==> flow/design.v <==
module	ARM_SingleCycle_DataPath
	#(parameter	BusWidth = 32)
	(input logic	i_CLK, i_RESET,
	input logic[1:0]				i_Reg_Src, i_Imm_Src,
	input logic						i_PC_Src, i_ALU_Src, 
	input logic						i_Mem_ToReg,
	input logic						i_Reg_Write,
	input logic[1:0]				i_ALU_Control,
	output logic[3:0]				o_ALU_Flags,
	input logic[23:0]				i_Instr,
	output logic[(BusWidth - 1):0]	o_PC, o_ALU_Result,
	output logic[(BusWidth - 1):0]	o_Write_Data,
	input logic[(BusWidth - 1):0]	i_Read_Data);
	logic[(BusWidth - 1):0]			s_PC_in;
	logic[(BusWidth - 1):0]			s_PC;
	logic[(BusWidth - 1):0]			s_PC_Plus4, s_PC_Plus8;
	logic[3:0]						s_Reg1_Address, s_Reg2_Address;
	logic[(BusWidth - 1):0]			s_Reg1_Data, s_Reg2_Data;
	logic[(BusWidth - 1):0]			s_ExtendedData;
	logic[6:0]						s_Shamt;
	logic[(BusWidth - 1):0]			s_Shifted_Data;
	logic[(BusWidth - 1):0]			s_ALU_Src2;
	logic[(BusWidth - 1):0]			s_ALU_Result;
	logic[(BusWidth - 1):0]			s_Result;
	ARM_Mux2				PC_Source
		(s_PC_Plus4, s_Result,
		i_PC_Src,
		s_PC_in);
	ARM_ProgramCounter		ProgramCounter
		(i_CLK, i_RESET,
		s_PC_in,
		s_PC);
	assign o_PC = s_PC;
	ARM_Adder				NextInstruction_Adder
		(s_PC,  32'd4,
		s_PC_Plus4);
	ARM_Adder				PC_Plus8_Adder
		( 32'd4, s_PC_Plus4,
		s_PC_Plus8);
	ARM_Mux2	Reg1_Source
		(i_Instr[19:16], 4'd15,
		i_Reg_Src[0],
		s_Reg1_Address[3:0]);
	ARM_Mux2	Reg2_Source
		(i_Instr[3:0], i_Instr[15:12],
		i_Reg_Src[1],
		s_Reg2_Address[3:0]);
	ARM_RegisterFile		RegisterFile
		(i_CLK, i_RESET,
		i_Reg_Write,
		s_Reg1_Address, s_Reg2_Address,
		 i_Instr[15:12],
		s_PC_Plus8,
		s_Result,
		s_Reg1_Data, s_Reg2_Data);
	ARM_ExtensionUnit		ExtensionUnit
		(i_Instr[23:0],
		i_Imm_Src,
		s_ExtendedData);
	ARM_Mux2				ALU_Src2_Mux
		(s_Reg2_Data, s_ExtendedData,
		i_ALU_Src,
		s_ALU_Src2);
	ARM_ALU					ALU
		(s_Reg1_Data, s_ALU_Src2,
		i_ALU_Control,
		s_ALU_Result,
		o_ALU_Flags);
	assign o_ALU_Result = s_ALU_Result;
	assign o_Write_Data = s_Reg2_Data;
	ARM_Mux2				Result_Source
		(s_ALU_Result, i_Read_Data,
		i_Mem_ToReg,
		s_Result);
endmodule
module	ARM_ProgramCounter
	#(parameter	AddressBusWidth	= 32)
	(input logic							i_CLK, i_RESET,
	input logic[(AddressBusWidth - 1):0]	i_Address,
	output logic[(AddressBusWidth - 1):0]	o_Address);
	always_ff	@(posedge i_CLK, posedge i_RESET)
	begin
		if (i_RESET)		o_Address <= 'd0;
		else				o_Address <= i_Address;
	end
endmodule
module	ARM_Adder
	#(parameter BusWidth = 32)
	(input logic[(BusWidth - 1):0]	i_Adder_Src1, i_Adder_Src2,
	output logic[(BusWidth - 1):0]	o_Adder_Result);
	assign o_Adder_Result = i_Adder_Src1 + i_Adder_Src2;
endmodule
module	ARM_RegisterFile
	#(parameter	BusWidth			= 32,
				RegisterFileSize	= 15)
	(input logic					i_CLK, i_RESET,
	input logic						i_Write_Enable,
	input logic[3:0]				i_Address_ToRead1, i_Address_ToRead2,
	input logic[3:0]				i_Address_ToWrite,
	input logic[(BusWidth - 1):0]	i_R15,
	input logic[(BusWidth - 1):0]	i_Write_Data,
	output logic[(BusWidth - 1):0]	o_Read_Data1, o_Read_Data2);
	int								i;
	logic[(BusWidth - 1):0]			RegisterFile[(RegisterFileSize - 1):0];
	always_ff	@(posedge i_CLK, posedge i_RESET)
	begin
		if (i_RESET)
		begin
			for (i = 0; i < 15; i = i + 1)		RegisterFile[i] <= 32'd0;
		end
		else if (i_Write_Enable)				RegisterFile[i_Address_ToWrite] <= i_Write_Data;
	end
	assign o_Read_Data1 = (i_Address_ToRead1 == 4'd15) ?	i_R15 : RegisterFile[i_Address_ToRead1];
	assign o_Read_Data2 = (i_Address_ToRead2 == 4'd15) ?	i_R15 : RegisterFile[i_Address_ToRead2];
endmodule
module	ARM_ExtensionUnit
	#(parameter	BusWidth			= 32,
				ExtendableDataWidth	= 24)
	(input logic[(ExtendableDataWidth - 1):0]	i_Data,
	input logic[1:0]							i_ExtensionControl,
	output logic[(BusWidth - 1):0]				o_Extension);
	typedef enum logic[1:0] {IMM_DATA_PROCESSING, IMM_MEM, IMM_BRANCH}	ExtensionType;
	always_comb
	begin
		case (i_ExtensionControl)
			IMM_DATA_PROCESSING:	o_Extension = {24'b0, i_Data[7:0]};
			IMM_MEM:				o_Extension = {20'b0, i_Data[11:0]};
			IMM_BRANCH:				o_Extension = {{6{i_Data[23]}}, i_Data[23:0], 2'b00};
			default:	o_Extension = 32'bx;
		endcase
	end
endmodule
module ARM_Shift
	#(parameter	BusWidth	= 32)
	(input logic[(BusWidth - 1):0]	i_Data,
	input logic[6:0]				i_Shamt,
	output logic[(BusWidth - 1):0]	o_Shifted_Data);
	int		l_Shamt;
	typedef enum logic[1:0]	{LSL, LSR, ASR, ROR}	t_ShiftType;
	logic[1:0]						s_ShiftType;
	assign s_ShiftType = i_Shamt[1:0];
	always_comb
	begin
		case (s_ShiftType)
			LSL:	o_Shifted_Data = (i_Data << i_Shamt[6:2]);
			LSR:	o_Shifted_Data = (i_Data >> i_Shamt[6:2]);
			ASR:	o_Shifted_Data = (i_Data >>> i_Shamt[6:2]);
			ROR:
			begin
				case(i_Shamt[6:2])
					4'd0:	o_Shifted_Data = i_Data;
					4'd1:
					begin
						o_Shifted_Data[((BusWidth - 1) - 1):0] = i_Data >> 1;
						o_Shifted_Data[(BusWidth - 1)] = i_Data[0];
					end
					4'd2:
					begin
						o_Shifted_Data[((BusWidth - 1) - 2):0] = i_Data >> 2;
						o_Shifted_Data[(BusWidth - 1):((BusWidth - 1) - 1)] = i_Data[1:0];
					end
					4'd3:
					begin
						o_Shifted_Data[((BusWidth - 1) - 3):0] = i_Data >> 3;
						o_Shifted_Data[(BusWidth - 1):((BusWidth - 1) - 2)] = i_Data[2:0];
					end
					4'd4:
					begin
						o_Shifted_Data[((BusWidth - 1) - 4):0] = i_Data >> 4;
						o_Shifted_Data[(BusWidth - 1):((BusWidth - 1) - 3)] = i_Data[3:0];
					end
					4'd5:
					begin
						o_Shifted_Data[((BusWidth - 1) - 5):0] = i_Data >> 5;
						o_Shifted_Data[(BusWidth - 1):((BusWidth - 1) - 4)] = i_Data[4:0];
					end
					4'd6:
					begin
						o_Shifted_Data[((BusWidth - 1) - 6):0] = i_Data >> 6;
						o_Shifted_Data[(BusWidth - 1):((BusWidth - 1) - 5)] = i_Data[5:0];
					end
					4'd7:
					begin
						o_Shifted_Data[((BusWidth - 1) - 7):0] = i_Data >> 7;
						o_Shifted_Data[(BusWidth - 1):((BusWidth - 1) - 6)] = i_Data[6:0];
					end
					4'd8:
					begin
						o_Shifted_Data[((BusWidth - 1) - 8):0] = i_Data >> 8;
						o_Shifted_Data[(BusWidth - 1):((BusWidth - 1) - 7)] = i_Data[7:0];
					end
					4'd9:
					begin
						o_Shifted_Data[((BusWidth - 1) - 9):0] = i_Data >> 9;
						o_Shifted_Data[(BusWidth - 1):((BusWidth - 1) - 8)] = i_Data[8:0];
					end
					4'd10:
					begin
						o_Shifted_Data[((BusWidth - 1) - 10):0] = i_Data >> 10;
						o_Shifted_Data[(BusWidth - 1):((BusWidth - 1) - 9)] = i_Data[9:0];
					end
					4'd11:
					begin
						o_Shifted_Data[((BusWidth - 1) - 11):0] = i_Data >> 11;
						o_Shifted_Data[(BusWidth - 1):((BusWidth - 1) - 10)] = i_Data[10:0];
					end
					4'd12:
					begin
						o_Shifted_Data[((BusWidth - 1) - 12):0] = i_Data >> 12;
						o_Shifted_Data[(BusWidth - 1):((BusWidth - 1) - 11)] = i_Data[11:0];
					end
					4'd13:
					begin
						o_Shifted_Data[((BusWidth - 1) - 13):0] = i_Data >> 13;
						o_Shifted_Data[(BusWidth - 1):((BusWidth - 1) - 12)] = i_Data[12:0];
					end
					4'd14:
					begin
						o_Shifted_Data[((BusWidth - 1) - 14):0] = i_Data >> 14;
						o_Shifted_Data[(BusWidth - 1):((BusWidth - 1) - 13)] = i_Data[13:0];
					end
					4'd15:
					begin
						o_Shifted_Data[((BusWidth - 1) - 15):0] = i_Data >> 15;
						o_Shifted_Data[(BusWidth - 1):((BusWidth - 1) - 14)] = i_Data[14:0];
					end
				endcase
			end
		endcase
	end
endmodule
module	ARM_ALU
	#(parameter	BusWidth	= 32)
	(input logic[(BusWidth - 1):0]	i_ALU_Src1, i_ALU_Src2,
	input logic[1:0]				i_ALU_Control,
	output logic[(BusWidth - 1):0]	o_ALU_Result,
	output logic[3:0]				o_ALU_Flags);
	logic[(BusWidth - 1):0]			s_ALU_Result;
	logic							s_Flag_Negative, s_Flag_Zero;
	logic							s_Flag_Carry, s_Flag_Overflow;
	logic[BusWidth:0]				s_Sum_Ext;
	logic							s_Sum_Carry;
	assign s_Sum_Ext = {1'b0, i_ALU_Src1} + {1'b0, i_ALU_Src2};
	assign s_Sum_Carry = s_Sum_Ext[BusWidth];
	typedef enum logic[1:0] {ADD, SUB, AND, ORR}	ALU_Operation;
	always_comb
	begin
		case (i_ALU_Control[1:0])
			ADD:	s_ALU_Result = i_ALU_Src1 + i_ALU_Src2;
			SUB:	s_ALU_Result = i_ALU_Src1 - i_ALU_Src2;
			AND:	s_ALU_Result = i_ALU_Src1 & i_ALU_Src2;
			ORR:	s_ALU_Result = i_ALU_Src1 | i_ALU_Src2;
			default:	s_ALU_Result = 32'b0;
		endcase
	end
	always_comb
	begin
		s_Flag_Negative = (s_ALU_Result[BusWidth - 1] == 1'b1) ?	1'b1 : 1'b0;
		s_Flag_Zero = (s_ALU_Result == 0) ?							1'b1 : 1'b0;
		case (i_ALU_Control[1:0])
			ADD:
			begin
				s_Flag_Carry = s_Sum_Carry;
				s_Flag_Overflow =	((~i_ALU_Src1[BusWidth - 1] & ~i_ALU_Src2[BusWidth - 1] & s_ALU_Result[BusWidth - 1]) |
									(i_ALU_Src1[BusWidth - 1] & i_ALU_Src2[BusWidth - 1] & ~s_ALU_Result[BusWidth - 1]));
			end
			SUB:
			begin
				s_Flag_Carry = (i_ALU_Src1 >= i_ALU_Src2) ?					1'b1 : 1'b0;
				s_Flag_Overflow =	((i_ALU_Src1[BusWidth - 1] & ~i_ALU_Src2[BusWidth - 1] & ~s_ALU_Result[BusWidth - 1]) |
									(~i_ALU_Src1[BusWidth - 1] & i_ALU_Src2[BusWidth - 1] & s_ALU_Result[BusWidth - 1]));
			end
			default:
			begin
				s_Flag_Carry = 1'bx;
				s_Flag_Overflow = 1'bx;
			end
		endcase
	end
	assign o_ALU_Result =	s_ALU_Result;
	assign o_ALU_Flags =	{s_Flag_Negative, s_Flag_Zero,
							s_Flag_Carry, s_Flag_Overflow};
endmodule
module ARM_Mux2
	#(parameter	BusWidth	= 32)
	(input logic[(BusWidth - 1):0]	i_Mux_Src0, i_Mux_Src1,
	input logic						i_Mux_Src_Select,
	output logic[(BusWidth - 1):0]	o_Mux_out);
	assign o_Mux_out = (i_Mux_Src_Select) ?	i_Mux_Src1 : i_Mux_Src0;
endmodule
module ARM_SyngleCycle_Controller
	(input logic		i_CLK, i_RESET,
	input logic[3:0]	i_ALU_Flags,
	output logic[1:0]	o_Reg_Src, o_Imm_Src,
	output logic		o_PC_Src, o_ALU_Src,
	output logic		o_Mem_ToReg,
	output logic		o_Reg_Write, o_Mem_Write,
	output logic[1:0]	o_ALU_Control,
	input logic[15:0]	i_Instr);
	logic[3:0]			s_Cond;
	logic[1:0]			s_Flag_Write;
	logic				s_PC_Src;
	logic				s_Reg_Write, s_Mem_Write;
	logic				s_No_Write;
	logic[1:0]			s_Op;
	logic[5:0]			s_Funct;
	logic[3:0]			s_Rd;
	assign s_Cond	= i_Instr[15:12];
	assign s_Op		= i_Instr[11:10];
	assign s_Funct	= i_Instr[9:4];
	assign s_Rd		= i_Instr[3:0];
	ARM_SyngleCycle_Decoder				Decoder
		(s_Op,
		s_Funct,
		s_Rd,
		s_Flag_Write,
		s_PC_Src,
		s_Reg_Write, s_Mem_Write,
		s_No_Write,
		o_Mem_ToReg,
		o_ALU_Src,
		o_Reg_Src, o_Imm_Src,
		o_ALU_Control);
	ARM_SyngleCycle_ConditionalLogic	ConditionalLogic
		(i_CLK, i_RESET,
		s_Cond,
		i_ALU_Flags,
		s_Flag_Write,
		s_PC_Src,
		s_Reg_Write, s_Mem_Write,
		s_No_Write,
		o_PC_Src,
		o_Reg_Write, o_Mem_Write);
endmodule
module	ARM_SyngleCycle_Decoder
	(input logic[1:0]	i_Op,
	input logic[5:0]	i_Funct,
	input logic[3:0]	i_Rd,
	output logic[1:0]	o_Flag_Write,
	output logic		o_PC_Src,
	output logic		o_Reg_Write, o_Mem_Write,
	output logic		o_No_Write,
	output logic		o_Mem_ToReg,
	output logic		o_ALU_Src,
	output logic[1:0]	o_Reg_Src, o_Imm_Src,
	output logic[1:0]	o_ALU_Control);
	logic				s_ALU_Operation;
	logic				s_Branch;
	ARM_SyngleCycle_ALU_Decoder		ALU_Decoder
		(i_Funct[4:0],
		s_ALU_Operation,
		o_ALU_Control, o_Flag_Write,
		o_No_Write);
	ARM_SyngleCycle_Main_Decoder	Main_Decoder
		(i_Op, {i_Funct[5], i_Funct[0]},
		o_Reg_Src, o_Imm_Src,
		o_ALU_Src,
		o_Reg_Write, o_Mem_Write,
		o_Mem_ToReg,
		s_ALU_Operation,
		s_Branch);
	ARM_SyngleCycle_PC_Logic		PC_Logic
		(i_Rd,
		s_Branch, o_Reg_Write,
		o_PC_Src);
endmodule
module	ARM_SyngleCycle_ALU_Decoder
	(input logic[4:0]	i_Funct,
	input logic			i_ALU_Operation,
	output logic[1:0]	o_ALU_Control, o_Flag_Write,
	output logic		o_No_Write);
	typedef enum logic[3:0]	{ADD = 4'b0100,
							SUB = 4'b0010,
							AND = 4'b0000,
							ORR = 4'b1100,
							CMP = 4'b1010}	InstructionType;
	always_comb
	begin
		if (i_ALU_Operation)
		begin
			o_ALU_Control		= 2'bxx;
			o_No_Write			= 1'bx;
			o_Flag_Write		= 2'b00;
			case (i_Funct[4:1])
				ADD:
				begin
					o_ALU_Control		= 2'b00;
					o_No_Write			= 1'b0;
					if (i_Funct[0])		o_Flag_Write	= 2'b11;
				end
				SUB:
				begin
					o_ALU_Control		= 2'b01;
					o_No_Write			= 1'b0;
					if (i_Funct[0])		o_Flag_Write	= 2'b11;
				end
				AND:
				begin
					o_ALU_Control		= 2'b10;
					o_No_Write			= 1'b0;
					if (i_Funct[0])		o_Flag_Write	= 2'b10;
				end
				ORR:
				begin
					o_ALU_Control		= 2'b11;
					o_No_Write			= 1'b0;
					if (i_Funct[0])		o_Flag_Write	= 2'b10;
				end
				CMP:
				begin
					o_ALU_Control		= 2'b01;
					o_No_Write			= 1'b1;
					if (i_Funct[0])		o_Flag_Write	= 2'b11;
				end
				default:
				begin
					o_ALU_Control		= 2'bxx;
					o_No_Write			= 1'bx;
					o_Flag_Write		= 2'bxx;
				end
			endcase
		end
		else
		begin
			o_ALU_Control	= 2'b0;
			o_Flag_Write	= 2'b0;
			o_No_Write		= 1'b0;
		end
	end
endmodule
module	ARM_SyngleCycle_Main_Decoder
	(input logic[1:0]	i_Op, i_Funct,
	output logic[1:0]	o_Reg_Src, o_Imm_Src,
	output logic		o_ALU_Src,
	output logic		o_Reg_Write, o_Mem_Write,
	output logic		o_Mem_ToReg,
	output logic		o_ALU_Operation,
	output logic		o_Branch);
	typedef enum logic[1:0] {DATA_PROCESSING,
							MEM_CONTROL,
							BRANCH}	InstructionType;
	always_comb
	begin
		case (i_Op)
			DATA_PROCESSING:
			begin
				if (i_Funct[1])
				begin
					o_Branch		= 1'b0;
					o_Mem_ToReg		= 1'b0;
					o_Mem_Write		= 1'b0;
					o_ALU_Src		= 1'b1;
					o_Imm_Src		= 2'b00;
					o_Reg_Write		= 1'b1;
					o_Reg_Src		= 2'bx0;
					o_ALU_Operation	= 1'b1;
				end
				else
				begin
					o_Branch		= 1'b0;
					o_Mem_ToReg		= 1'b0;
					o_Mem_Write		= 1'b0;
					o_ALU_Src		= 1'b0;
					o_Imm_Src		= 2'bxx;
					o_Reg_Write		= 1'b1;
					o_Reg_Src		= 2'b00;
					o_ALU_Operation	= 1'b1;
				end
			end
			MEM_CONTROL:
			begin
				if (i_Funct[0])
				begin
					o_Branch		= 1'b0;
					o_Mem_ToReg		= 1'b1;
					o_Mem_Write		= 1'b0;
					o_ALU_Src		= 1'b1;
					o_Imm_Src		= 2'b01;
					o_Reg_Write		= 1'b1;
					o_Reg_Src		= 2'bx0;
					o_ALU_Operation	= 1'b0;
				end
				else
				begin
					o_Branch		= 1'b0;
					o_Mem_ToReg		= 1'bx;
					o_Mem_Write		= 1'b1;
					o_ALU_Src		= 1'b1;
					o_Imm_Src		= 2'b01;
					o_Reg_Write		= 1'b0;
					o_Reg_Src		= 2'b10;
					o_ALU_Operation	= 1'b0;
				end
			end
			BRANCH:
			begin
				o_Branch		= 1'b1;
				o_Mem_ToReg		= 1'b0;
				o_Mem_Write		= 1'b0;
				o_ALU_Src		= 1'b1;
				o_Imm_Src		= 2'b10;
				o_Reg_Write		= 1'b0;
				o_Reg_Src		= 2'bx1;
				o_ALU_Operation	= 1'b0;
			end
			default:
			begin
				o_Branch		= 1'bx;
				o_Mem_ToReg		= 1'bx;
				o_Mem_Write		= 1'bx;
				o_ALU_Src		= 1'bx;
				o_Imm_Src		= 2'bxx;
				o_Reg_Write		= 1'bx;
				o_Reg_Src		= 2'bxx;
				o_ALU_Operation	= 1'bx;
			end
		endcase
	end
endmodule
module	ARM_SyngleCycle_PC_Logic
	(input logic[3:0]	i_Rd,
	input logic			i_Branch, i_Reg_Write,
	output logic		o_PC_Src);
	assign o_PC_Src = (((i_Rd == 4'd15) & i_Reg_Write) | i_Branch) ?	1'b1 : 1'b0;
endmodule
module	ARM_SyngleCycle_ConditionalLogic
	(input logic		i_CLK, i_RESET,
	input logic[3:0]	i_Cond,
	input logic[3:0]	i_ALU_Flags,
	input logic[1:0]	i_Flag_Write,
	input logic			i_PC_Src,
	input logic			i_Reg_Write, i_Mem_Write,
	input logic			i_No_Write,
	output logic		o_PC_Src,
	output logic		o_Reg_Write, o_Mem_Write);
	logic[1:0]			s_Flags_NZ, s_Flags_CV;
	logic				s_Cond_Executed;
	logic[1:0]			s_Flag_Write;
	assign s_Flag_Write = (s_Cond_Executed) ?	i_Flag_Write : 2'b00;
	always_ff	@(posedge i_CLK, posedge i_RESET)
	begin
		if (i_RESET)
		begin
			s_Flags_NZ <= 2'b00;
			s_Flags_CV <= 2'b00;
		end
		else
		begin
			if (s_Flag_Write[1])	s_Flags_NZ <= i_ALU_Flags[3:2];
			if (s_Flag_Write[0])	s_Flags_CV <= i_ALU_Flags[1:0];
		end
	end
	ARM_SyngleCycle_ConditionCheck	ConditionCheck
		(i_Cond,
		s_Flags_NZ,
		s_Flags_CV,
		s_Cond_Executed);
	always_comb
	begin
		if (s_Cond_Executed)
		begin
			o_PC_Src = i_PC_Src;
			o_Mem_Write = i_Mem_Write;
			if (~i_No_Write)	o_Reg_Write = i_Reg_Write;
			else					o_Reg_Write = 1'b0;
		end
		else
		begin
			o_PC_Src = 1'b0;
			o_Mem_Write = 1'b0;
			o_Reg_Write = 1'b0;
		end
	end
endmodule
module	ARM_SyngleCycle_ConditionCheck
	(input logic[3:0]	i_Cond,
	input logic[1:0]	i_Flags_NZ,
	input logic[1:0]	i_Flags_CV,
	output logic		o_Cond_Executed);
	typedef enum logic[3:0]	{EQ, NE, CS, LO,
							MI, PL, VS, VC,
							HI,	LS, GE, LT,
							GT, LE, AL}	ConditionTyoe;
	always_comb
	begin
		case (i_Cond)
			EQ:	if (i_Flags_NZ[0])		o_Cond_Executed = 1'b1;
				else					o_Cond_Executed = 1'b0;
			NE:	if (i_Flags_NZ[0] == 0)	o_Cond_Executed = 1'b1;
				else					o_Cond_Executed = 1'b0;
			CS:	if (i_Flags_CV[1])		o_Cond_Executed = 1'b1;
				else					o_Cond_Executed = 1'b0;
			LO:	if (i_Flags_CV[1] == 0)	o_Cond_Executed = 1'b1;
				else					o_Cond_Executed = 1'b0;
			MI:	if (i_Flags_NZ[1])		o_Cond_Executed = 1'b1;
				else					o_Cond_Executed = 1'b0;
			PL:	if (i_Flags_NZ[1] == 0)	o_Cond_Executed = 1'b1;
				else					o_Cond_Executed = 1'b0;
			VS:	if (i_Flags_CV[0])		o_Cond_Executed = 1'b1;
				else					o_Cond_Executed = 1'b0;
			VC:	if (i_Flags_CV[0] == 0)	o_Cond_Executed = 1'b1;
				else					o_Cond_Executed = 1'b0;
			HI:	if ((i_Flags_NZ[0] == 0) & (i_Flags_CV[1]))	o_Cond_Executed = 1'b1;
				else										o_Cond_Executed = 1'b0;
			LS:	if ((i_Flags_NZ[0]) | (i_Flags_CV[1] == 0))	o_Cond_Executed = 1'b1;
				else										o_Cond_Executed = 1'b0;
			GE:	if (~((i_Flags_NZ[1]) ^ (i_Flags_CV[0])))	o_Cond_Executed = 1'b1;
				else										o_Cond_Executed = 1'b0;
			LT:	if (((i_Flags_NZ[1]) ^ (i_Flags_CV[0])))	o_Cond_Executed = 1'b1;
				else										o_Cond_Executed = 1'b0;
			GT:	if ((~i_Flags_NZ[0]) & (~((i_Flags_NZ[1]) ^ (i_Flags_CV[0]))))	o_Cond_Executed = 1'b1;
				else															o_Cond_Executed = 1'b0;
			LE:	if ((i_Flags_NZ[0]) | (((i_Flags_NZ[1]) ^ (i_Flags_CV[0]))))	o_Cond_Executed = 1'b1;
				else															o_Cond_Executed = 1'b0;
			AL:	o_Cond_Executed = 1'b1;
			default:	o_Cond_Executed = 1'bx;
		endcase
	end
endmodule
module ARM_SingleCycle_CPU
	#(parameter	BusWidth	= 32)
	(input logic		i_CLK, i_RESET,
	input logic[(BusWidth - 1):0]	i_Instr,
	output logic[(BusWidth - 1):0]	o_PC,
	output logic[(BusWidth - 1):0]	o_Data_Address,
	output logic					o_Mem_Write,
	output logic[(BusWidth - 1):0]	o_Write_Data,
	input logic[(BusWidth - 1):0]	i_Read_Data);
	logic[3:0]			s_ALU_Flags;
	logic[1:0]			s_Reg_Src, s_Imm_Src;
	logic				s_PC_Src, s_ALU_Src;
	logic[1:0]			s_ALU_Control;
	logic				s_Mem_ToReg;
	logic				s_Reg_Write; 
	ARM_SingleCycle_DataPath	Datapath
		(i_CLK, i_RESET,
		s_Reg_Src, s_Imm_Src,
		s_PC_Src, s_ALU_Src,
		s_Mem_ToReg,
		s_Reg_Write,
		s_ALU_Control,
		s_ALU_Flags,
		i_Instr[23:0],
		o_PC, o_Data_Address,
		o_Write_Data,
		i_Read_Data);
	ARM_SyngleCycle_Controller	Controller
		(i_CLK, i_RESET,
		s_ALU_Flags,
		s_Reg_Src, s_Imm_Src,
		s_PC_Src, s_ALU_Src,
		s_Mem_ToReg,
		s_Reg_Write, o_Mem_Write,
		s_ALU_Control,
		{i_Instr[31:20], i_Instr[15:12]});
endmodule
# Reports on ARM_SingleCycle_CPU
# What the tools print for ARM_SingleCycle_CPU, step after step.
# Lines are those of the file above, counted from 1.
# Library cell names are shortened.
# A cell with - has no value.
[setup] top="ARM_SingleCycle_CPU" clock="i_CLK" cell_library="sky130hd" corner="tt_025C_1v80"

# Word level
# Source: Yosys, flattened and elaborated. Widths are those after wreduce. Registers that Yosys merges into a memory's read port (data or address) are not register bits. Print and check cells do not count.
[bits] register_bits=516 latch_bits=0 ram_bits=0 romBits=0 clocked_rd_ports_x_width=0 memories=0 in_bits=66 out_inout_bits=97
[classes] add_sub_neg=5 n_mul=0 n_div=0 cmp=1 eq_ne=70 n_shift=0 muxes=60 bitwise=25 reduce_logical=31
[op_table] cell="parallel mux 32 bit (select 15 bit)" count=2
[op_table] cell="2-to-1 mux 32 bit" count=5
[op_table] cell="equality test 4 bit with constant B" count=33
[op_table] cell="parallel mux 32 bit (select 4 bit)" count=1
[op_table] cell="parallel mux 32 bit (select 3 bit)" count=1
[op_table] cell="equality test 4 x 3 -> 1 bit with constant B" count=17
[op_table] cell="equality test 4 x 2 -> 1 bit with constant B" count=9
[op_table] cell="adder 32 x 32 -> 33 bit" count=1
[op_table] cell="adder 3 x 32 -> 32 bit with constant A" count=1
[op_table] cell="adder 32 x 3 -> 32 bit with constant B" count=1
[op_table] cell="adder 32 bit" count=1
[op_table] cell="subtractor 32 bit" count=1
[op_table] cell="greater-or-equal comparator 32 bit" count=1
[op_table] cell="bitwise AND 32 bit" count=1
[op_table] cell="OR 32 bit" count=1
[op_table] cell="zero test 32 bit" count=1
[op_table] cell="AND reduction 2 bit" count=15
[op_table] cell="2-to-1 mux 1 bit" count=27
[op_table] cell="zero test 4 bit" count=5
[op_table] cell="equality test 4 x 1 -> 1 bit with constant B" count=4
[op_table] cell="parallel mux 1 bit (select 2 bit)" count=8
[op_table] cell="2-to-1 mux 2 bit" count=8
[op_table] cell="parallel mux 1 bit (select 15 bit)" count=1
[op_table] cell="parallel mux 2 bit (select 3 bit)" count=2
[op_table] cell="bitwise AND 1 bit" count=11
[op_table] cell="OR reduction 2 bit" count=5
[op_table] cell="equality test 2 bit with constant B" count=4
[op_table] cell="parallel mux 2 bit (select 4 bit)" count=1
# Other operator kinds: 10; their cells: 24.

# Longest topological paths
# Longest topological path by Yosys (ltp), each cell counted once; first at word level (registers and memories cut), then after technology mapping (sequential cells cut; the memories' decode and read muxes count).
[depth] ltp_word=13 abc_area=0 ltp_mapped=29

# Netlist
# The flow's flattened synthesis, as Yosys stat reports it; memories are mapped. The netlist is that of the ABC_AREA named above (0 if unset); the other value can give another one.
# Totals and module areas in this step are rounded.
[mapped] mapped_cells=3857 yosys_area_um2=32140 flip_flops=516
[types] type="dfrtp_1" count=516
[types] type="o21ai_0" count=557
[types] type="a22oi_1" count=304
[types] type="nand2_1" count=607
[types] type="ha_1" count=107
[types] type="clkbuf_1" count=284
[types] type="a21oi_1" count=179
[types] type="nor2_1" count=184
[types] type="a222oi_1" count=67
[types] type="nand4_1" count=86
[types] type="mux2i_1" count=52
[types] type="nand3_1" count=104
[types] type="inv_1" count=133
[types] type="a21o_1" count=58
[types] type="xnor2_1" count=41
[types] type="o22ai_1" count=43
[types] type="o21a_1" count=31
[types] type="a221oi_1" count=26
# Not listed: further types 71, cells in them 478.
# The figures by module come from a second, unflattened synthesis with its own total; it is not the netlist above.
[hier_totals] hier_cells=4096 area_unflattened_um2=40320
# Each row is one instance without its submodules.
[by_module] mod="ARM_RegisterFile" n_inst=1 n_cells=2461 area_um2=26820 seq_area_um2=12010
[by_module] mod="ARM_ALU" n_inst=1 n_cells=821 area_um2=5555 seq_area_um2=0.0
[by_module] mod="ARM_Adder" n_inst=2 n_cells=241 area_um2=1744 seq_area_um2=0.0
[by_module] mod="ARM_Mux2" n_inst=5 n_cells=36 area_um2=544.3 seq_area_um2=0.0
[by_module] mod="ARM_ProgramCounter" n_inst=1 n_cells=33 area_um2=804.5 seq_area_um2=800.8
[by_module] mod="ARM_ExtensionUnit" n_inst=1 n_cells=45 area_um2=311.5 seq_area_um2=0.0
[by_module] mod="ARM_SyngleCycle_ConditionCheck" n_inst=1 n_cells=32 area_um2=230.2 seq_area_um2=0.0
[by_module] mod="ARM_SyngleCycle_ConditionalLogic" n_inst=1 n_cells=14 area_um2=181.4 seq_area_um2=100.1
[by_module] mod="ARM_SyngleCycle_Main_Decoder" n_inst=1 n_cells=14 area_um2=105.1 seq_area_um2=0.0
[by_module] mod="ARM_SyngleCycle_ALU_Decoder" n_inst=1 n_cells=10 area_um2=85.1 seq_area_um2=0.0
[by_module] mod="ARM_SyngleCycle_PC_Logic" n_inst=1 n_cells=2 area_um2=15.0 seq_area_um2=0.0
[by_module] mod="ARM_SingleCycle_DataPath" n_inst=1 n_cells=2 area_um2=7.5 seq_area_um2=0.0
[by_module] mod="ARM_SingleCycle_CPU" n_inst=1 n_cells=0 area_um2=0.0 seq_area_um2=0.0
[by_module] mod="ARM_SyngleCycle_Controller" n_inst=1 n_cells=0 area_um2=0.0 seq_area_um2=0.0
[by_module] mod="ARM_SyngleCycle_Decoder" n_inst=1 n_cells=0 area_um2=0.0 seq_area_um2=0.0

# Worst setup path after synthesis
# Path of least setup slack by OpenSTA after synthesis, without wires, with an ideal clock, recovery checks aside; 20% of the period is set as input and as output delay. Where synthesis merged equal registers, the netlist keeps one of their names.
[synth_path] path_kind="input-to-output" start="in i_Instr[27]" end="out o_Data_Address[31]" period_ns=14.0 output_delay_ns=2.800 launch_ns=2.800 arrival_time_ns=7.648 path_slack_ns=3.552 delay_ns=4.848 stages=26 path_buffers=6 period_less_setup_slack_ns=10.448
# "delay_ns" = arrival - input delay + setup time.
# A path that ends at an output port has no setup time.
# "stages": output pins that drive a net of the path, with the launching flip-flop's if there is one; two outputs of one cell count as two.
# "period_less_setup_slack_ns" is the clock period less the worst setup slack; recovery checks do not enter. This is arithmetic on one report: input and output delays are still those of the set period (20% each).
# Between the ends stands the longest chain of elaborated cells between them, by number of cells; it is not shown to be the way that was timed. Of several equally long chains one is given.
# A line is the first line of the expression or statement that the cell stems from. Yosys adds cells for indexed reads and writes and turns some case tables into memories.
[synth_via] path_cell_list="inv_1 -> ha_1 -> clkbuf_1 -> clkbuf_1 -> a31oi_1 -> nor2_1 -> clkbuf_1 -> buf_1 -> a22oi_1 -> nand4_1 -> nor2_1 -> nor2_1 -> nand2_1 -> o21a_1 -> ha_1 -> buf_2 -> nor3b_1 -> nor3_2 -> o211ai_1 -> a221oi_2 -> o211ai_1 -> a311oi_1 -> xnor2_1 -> a221oi_2 -> inv_1 -> buf_4" elab_chain_cells=9 cone_cells=61
[synth_lines] element="from (decl)" line=623 text="input logic[(BusWidth - 1):0] i_Instr,"
[synth_lines] element="equality test 2 bit" line=444 text="case (i_Op)"
[synth_lines] element="parallel mux 2 bit (select 3 bit)" line=444
[synth_lines] element="2-to-1 mux 4 bit" line=289 text="assign o_Mux_out = (i_Mux_Src_Select) ? i_Mux_Src1 : i_Mux_Src0;"
[synth_lines] element="equality test 4 bit" line=114 text="assign o_Read_Data2 = (i_Address_ToRead2 == 4'd15) ? i_R15 : RegisterFile[i_Address_ToRead2];"
[synth_lines] element="parallel mux 32 bit (select 15 bit)" line=114
[synth_lines] element="2-to-1 mux 32 bit" line=114
[synth_lines] element="2-to-1 mux 32 bit" line=289
[synth_lines] element="subtractor 32 bit" line=250 text="SUB: s_ALU_Result = i_ALU_Src1 - i_ALU_Src2;"
[synth_lines] element="parallel mux 32 bit (select 4 bit)" line=248 text="case (i_ALU_Control[1:0])"
[synth_lines] element="to (decl)" line=625 text="output logic[(BusWidth - 1):0] o_Data_Address,"
# Nets of the timed path that keep an RTL name, with a line that drives or declares them; the list need not be complete.
[synth_nets] net="o_Write_Data[2]" line=114
[synth_nets] net="Datapath.ALU.s_Flag_Negative" line=258 text="s_Flag_Negative = (s_ALU_Result[BusWidth - 1] == 1'b1) ? 1'b1 : 1'b0;"

# Timing after layout
# Path of least setup slack in the final report of flow run 3 (OpenROAD, finished layout, wires in). Where an end is a register, its clock arrival counts in the times.
[layout_path] path_kind="input-to-output" start="in i_Instr[27]" end="out o_Data_Address[25]" period_ns=16.4 output_delay_ns=3.28 launch_ns=3.28 arrival_time_ns=11.38 path_slack_ns=1.74 stages=22 path_buffers=3
# Between the ends stands the longest chain of elaborated cells between them, by number of cells; it is not shown to be the way that was timed. Of several equally long chains one is given.
[layout_via] path_cell_list="clkdlybuf4s50_1 -> inv_1 -> ha_1 -> nor2_1 -> a31oi_1 -> or2_2 -> nand2_1 -> buf_4 -> a21oi_1 -> nand4_1 -> nor2_1 -> nor2_1 -> a22oi_1 -> ha_1 -> nor3b_1 -> o31ai_1 -> a211o_1 -> a211oi_1 -> o211ai_1 -> a221oi_1 -> o21ai_0 -> clkdlybuf4s50_1" elab_chain_cells=9 cone_cells=61
[layout_lines] element="from (decl)" line=623 text="input logic[(BusWidth - 1):0] i_Instr,"
[layout_lines] element="equality test 2 bit" line=444 text="case (i_Op)"
[layout_lines] element="parallel mux 2 bit (select 3 bit)" line=444
[layout_lines] element="2-to-1 mux 4 bit" line=289 text="assign o_Mux_out = (i_Mux_Src_Select) ? i_Mux_Src1 : i_Mux_Src0;"
[layout_lines] element="equality test 4 bit" line=114 text="assign o_Read_Data2 = (i_Address_ToRead2 == 4'd15) ? i_R15 : RegisterFile[i_Address_ToRead2];"
[layout_lines] element="parallel mux 32 bit (select 15 bit)" line=114
[layout_lines] element="2-to-1 mux 32 bit" line=114
[layout_lines] element="2-to-1 mux 32 bit" line=289
[layout_lines] element="subtractor 32 bit" line=250 text="SUB: s_ALU_Result = i_ALU_Src1 - i_ALU_Src2;"
[layout_lines] element="parallel mux 32 bit (select 4 bit)" line=248 text="case (i_ALU_Control[1:0])"
[layout_lines] element="to (decl)" line=625 text="output logic[(BusWidth - 1):0] o_Data_Address,"

Measured data: module ARM_SingleCycle_CPU, platform sky130hd, 4 stored runs of the flow under differing settings, order arbitrary. Input and output delays are each 20% of the period that was set; the output load is 0.01 pF.
"achievedPeriod_ns" is the run's clock period less its worst setup slack. It is reckoned from that one timing run; input and output delays stay at 20% of the period that was set.
"worstPathTime_ns" = time allowed to the worst setup path (clock period - input delay - output delay, where it has them) - its slack; a late launch clock adds to it, a late capture clock takes from it.
By "totalPower_uw" is meant OpenSTA's value without simulated activity: inputs other than the clock are taken to toggle once in ten clock periods, and the tool carries that through the logic.
The measured numbers are rounded.

[flow] flow run 1: files
==> flow/run.sh <==
#!/bin/bash
# the make line also repeats the synthesis and layout settings of config.mk as NAME=value (left out here)
make -C /OpenROAD-flow-scripts/flow DESIGN_CONFIG=/design/flow/config.mk WORK_HOME=/design/flow/orfs CLKGATE_MAP_FILE= finish
==> flow/config.mk <==
export PLATFORM = sky130hd
export DESIGN_NAME = ARM_SingleCycle_CPU
export DESIGN_NICKNAME = ARM_SingleCycle_CPU
export VERILOG_FILES = /design/flow/design.v
export SDC_FILE = /design/flow/constraint.sdc
export NUM_CORES = 4
export LEC_CHECK = 0
export CAP_MARGIN = 20
export CELL_PAD_IN_SITES_DETAIL_PLACEMENT = 2
export CORE_MARGIN = 2
export CORE_UTILIZATION = 56
export CTS_CLUSTER_DIAMETER = 70
export CTS_CLUSTER_SIZE = 39
export MAX_ROUTING_LAYER = met4
export PLACE_DENSITY_LB_ADDON = 0.23
export SLEW_MARGIN = 30
export TNS_END_PERCENT = 75
==> flow/constraint.sdc <==
create_clock -name core_clock -period 17.7 [get_ports {i_CLK}]
set_input_delay 3.5400 -clock core_clock [delete_from_list [all_inputs] [get_ports {i_CLK}]]
set_output_delay 3.5400 -clock core_clock [all_outputs]
set_load 0.01 [all_outputs]

[flow] flow run 1: incomplete, placement halted on DPL-0033

[flow] flow run 2: files
==> flow/run.sh <==
#!/bin/bash
# the make line also repeats the synthesis and layout settings of config.mk as NAME=value (left out here)
make -C /OpenROAD-flow-scripts/flow DESIGN_CONFIG=/design/flow/config.mk WORK_HOME=/design/flow/orfs CLKGATE_MAP_FILE= finish
==> flow/config.mk <==
export PLATFORM = sky130hd
export DESIGN_NAME = ARM_SingleCycle_CPU
export DESIGN_NICKNAME = ARM_SingleCycle_CPU
export VERILOG_FILES = /design/flow/design.v
export SDC_FILE = /design/flow/constraint.sdc
export NUM_CORES = 4
export LEC_CHECK = 0
export ABC_AREA = 1
export CAP_MARGIN = 40
export CELL_PAD_IN_SITES_DETAIL_PLACEMENT = 2
export CELL_PAD_IN_SITES_GLOBAL_PLACEMENT = 1
export CORE_ASPECT_RATIO = 1.8
export CORE_MARGIN = 2
export CORE_UTILIZATION = 67
export CTS_CLUSTER_SIZE = 15
export GPL_ROUTABILITY_DRIVEN = 0
export GPL_TIMING_DRIVEN = 1
export HOLD_SLACK_MARGIN = 0.21
export MIN_ROUTING_LAYER = met2
export PLACE_DENSITY = 0.48
export SETUP_SLACK_MARGIN = 2.61
export SLEW_MARGIN = 5
export TNS_END_PERCENT = 35
==> flow/constraint.sdc <==
create_clock -name core_clock -period 8.97 [get_ports {i_CLK}]
set_input_delay 1.7940 -clock core_clock [delete_from_list [all_inputs] [get_ports {i_CLK}]]
set_output_delay 1.7940 -clock core_clock [all_outputs]
set_load 0.01 [all_outputs]

[flow] flow run 2: incomplete, placement halted on GPL-0301

[flow] flow run 3: files
==> flow/run.sh <==
#!/bin/bash
# the make line also repeats the synthesis and layout settings of config.mk as NAME=value (left out here)
make -C /OpenROAD-flow-scripts/flow DESIGN_CONFIG=/design/flow/config.mk WORK_HOME=/design/flow/orfs CLKGATE_MAP_FILE= finish
==> flow/config.mk <==
export PLATFORM = sky130hd
export DESIGN_NAME = ARM_SingleCycle_CPU
export DESIGN_NICKNAME = ARM_SingleCycle_CPU
export VERILOG_FILES = /design/flow/design.v
export SDC_FILE = /design/flow/constraint.sdc
export NUM_CORES = 4
export LEC_CHECK = 0
export CAP_MARGIN = 20
export CORE_ASPECT_RATIO = 1.23
export CORE_MARGIN = 2
export CORE_UTILIZATION = 40
export PLACE_DENSITY_LB_ADDON = 0.19
export SETUP_SLACK_MARGIN = 0.95
export SLEW_MARGIN = 20
==> flow/constraint.sdc <==
create_clock -name core_clock -period 16.4 [get_ports {i_CLK}]
set_input_delay 3.2800 -clock core_clock [delete_from_list [all_inputs] [get_ports {i_CLK}]]
set_output_delay 3.2800 -clock core_clock [all_outputs]
set_load 0.01 [all_outputs]

[flow] flow run 3: metrics
[metrics] fin_util_pct = 46.4
[metrics] fin_hold_ws_ns = 0.508
[metrics] ys_area_um2 = 32140
[metrics] totalPower_uw = 6034
[metrics] achievedPeriod_ns = 14.655
[metrics] worstPathTime_ns = 8.10
[metrics] worst_setup_path_type = input-to-output
[metrics] die_um2 = 82640
[metrics] stdcell_area_um2 = 36950
[metrics] fin_tns_ns = 0.000
[metrics] final_setup_ws_ns = 1.745

[flow] flow run 4: files
==> flow/run.sh <==
#!/bin/bash
# the make line also repeats the synthesis and layout settings of config.mk as NAME=value (left out here)
make -C /OpenROAD-flow-scripts/flow DESIGN_CONFIG=/design/flow/config.mk WORK_HOME=/design/flow/orfs CLKGATE_MAP_FILE= finish
==> flow/config.mk <==
export PLATFORM = sky130hd
export DESIGN_NAME = ARM_SingleCycle_CPU
export DESIGN_NICKNAME = ARM_SingleCycle_CPU
export VERILOG_FILES = /design/flow/design.v
export SDC_FILE = /design/flow/constraint.sdc
export NUM_CORES = 4
export LEC_CHECK = 0
export CAP_MARGIN = 20
export CORE_MARGIN = 2
export CORE_UTILIZATION = 40
export PLACE_DENSITY = 0.6
export SETUP_SLACK_MARGIN = -0.19
export SLEW_MARGIN = 20
==> flow/constraint.sdc <==
create_clock -name core_clock -period 13.5 [get_ports {i_CLK}]
set_input_delay 2.7000 -clock core_clock [delete_from_list [all_inputs] [get_ports {i_CLK}]]
set_output_delay 2.7000 -clock core_clock [all_outputs]
set_load 0.01 [all_outputs]

[flow] flow run 4: metrics
[metrics] final_setup_ws_ns = 0.290
[metrics] ys_area_um2 = 32140
[metrics] worstPathTime_ns = 7.81
[metrics] worst_setup_path_type = input-to-output
[metrics] stdcell_area_um2 = 36880
[metrics] fin_util_pct = 46.5
[metrics] totalPower_uw = 7315
[metrics] achievedPeriod_ns = 13.210
[metrics] fin_tns_ns = 0.000
[metrics] die_um2 = 82620
[metrics] fin_hold_ws_ns = 0.507
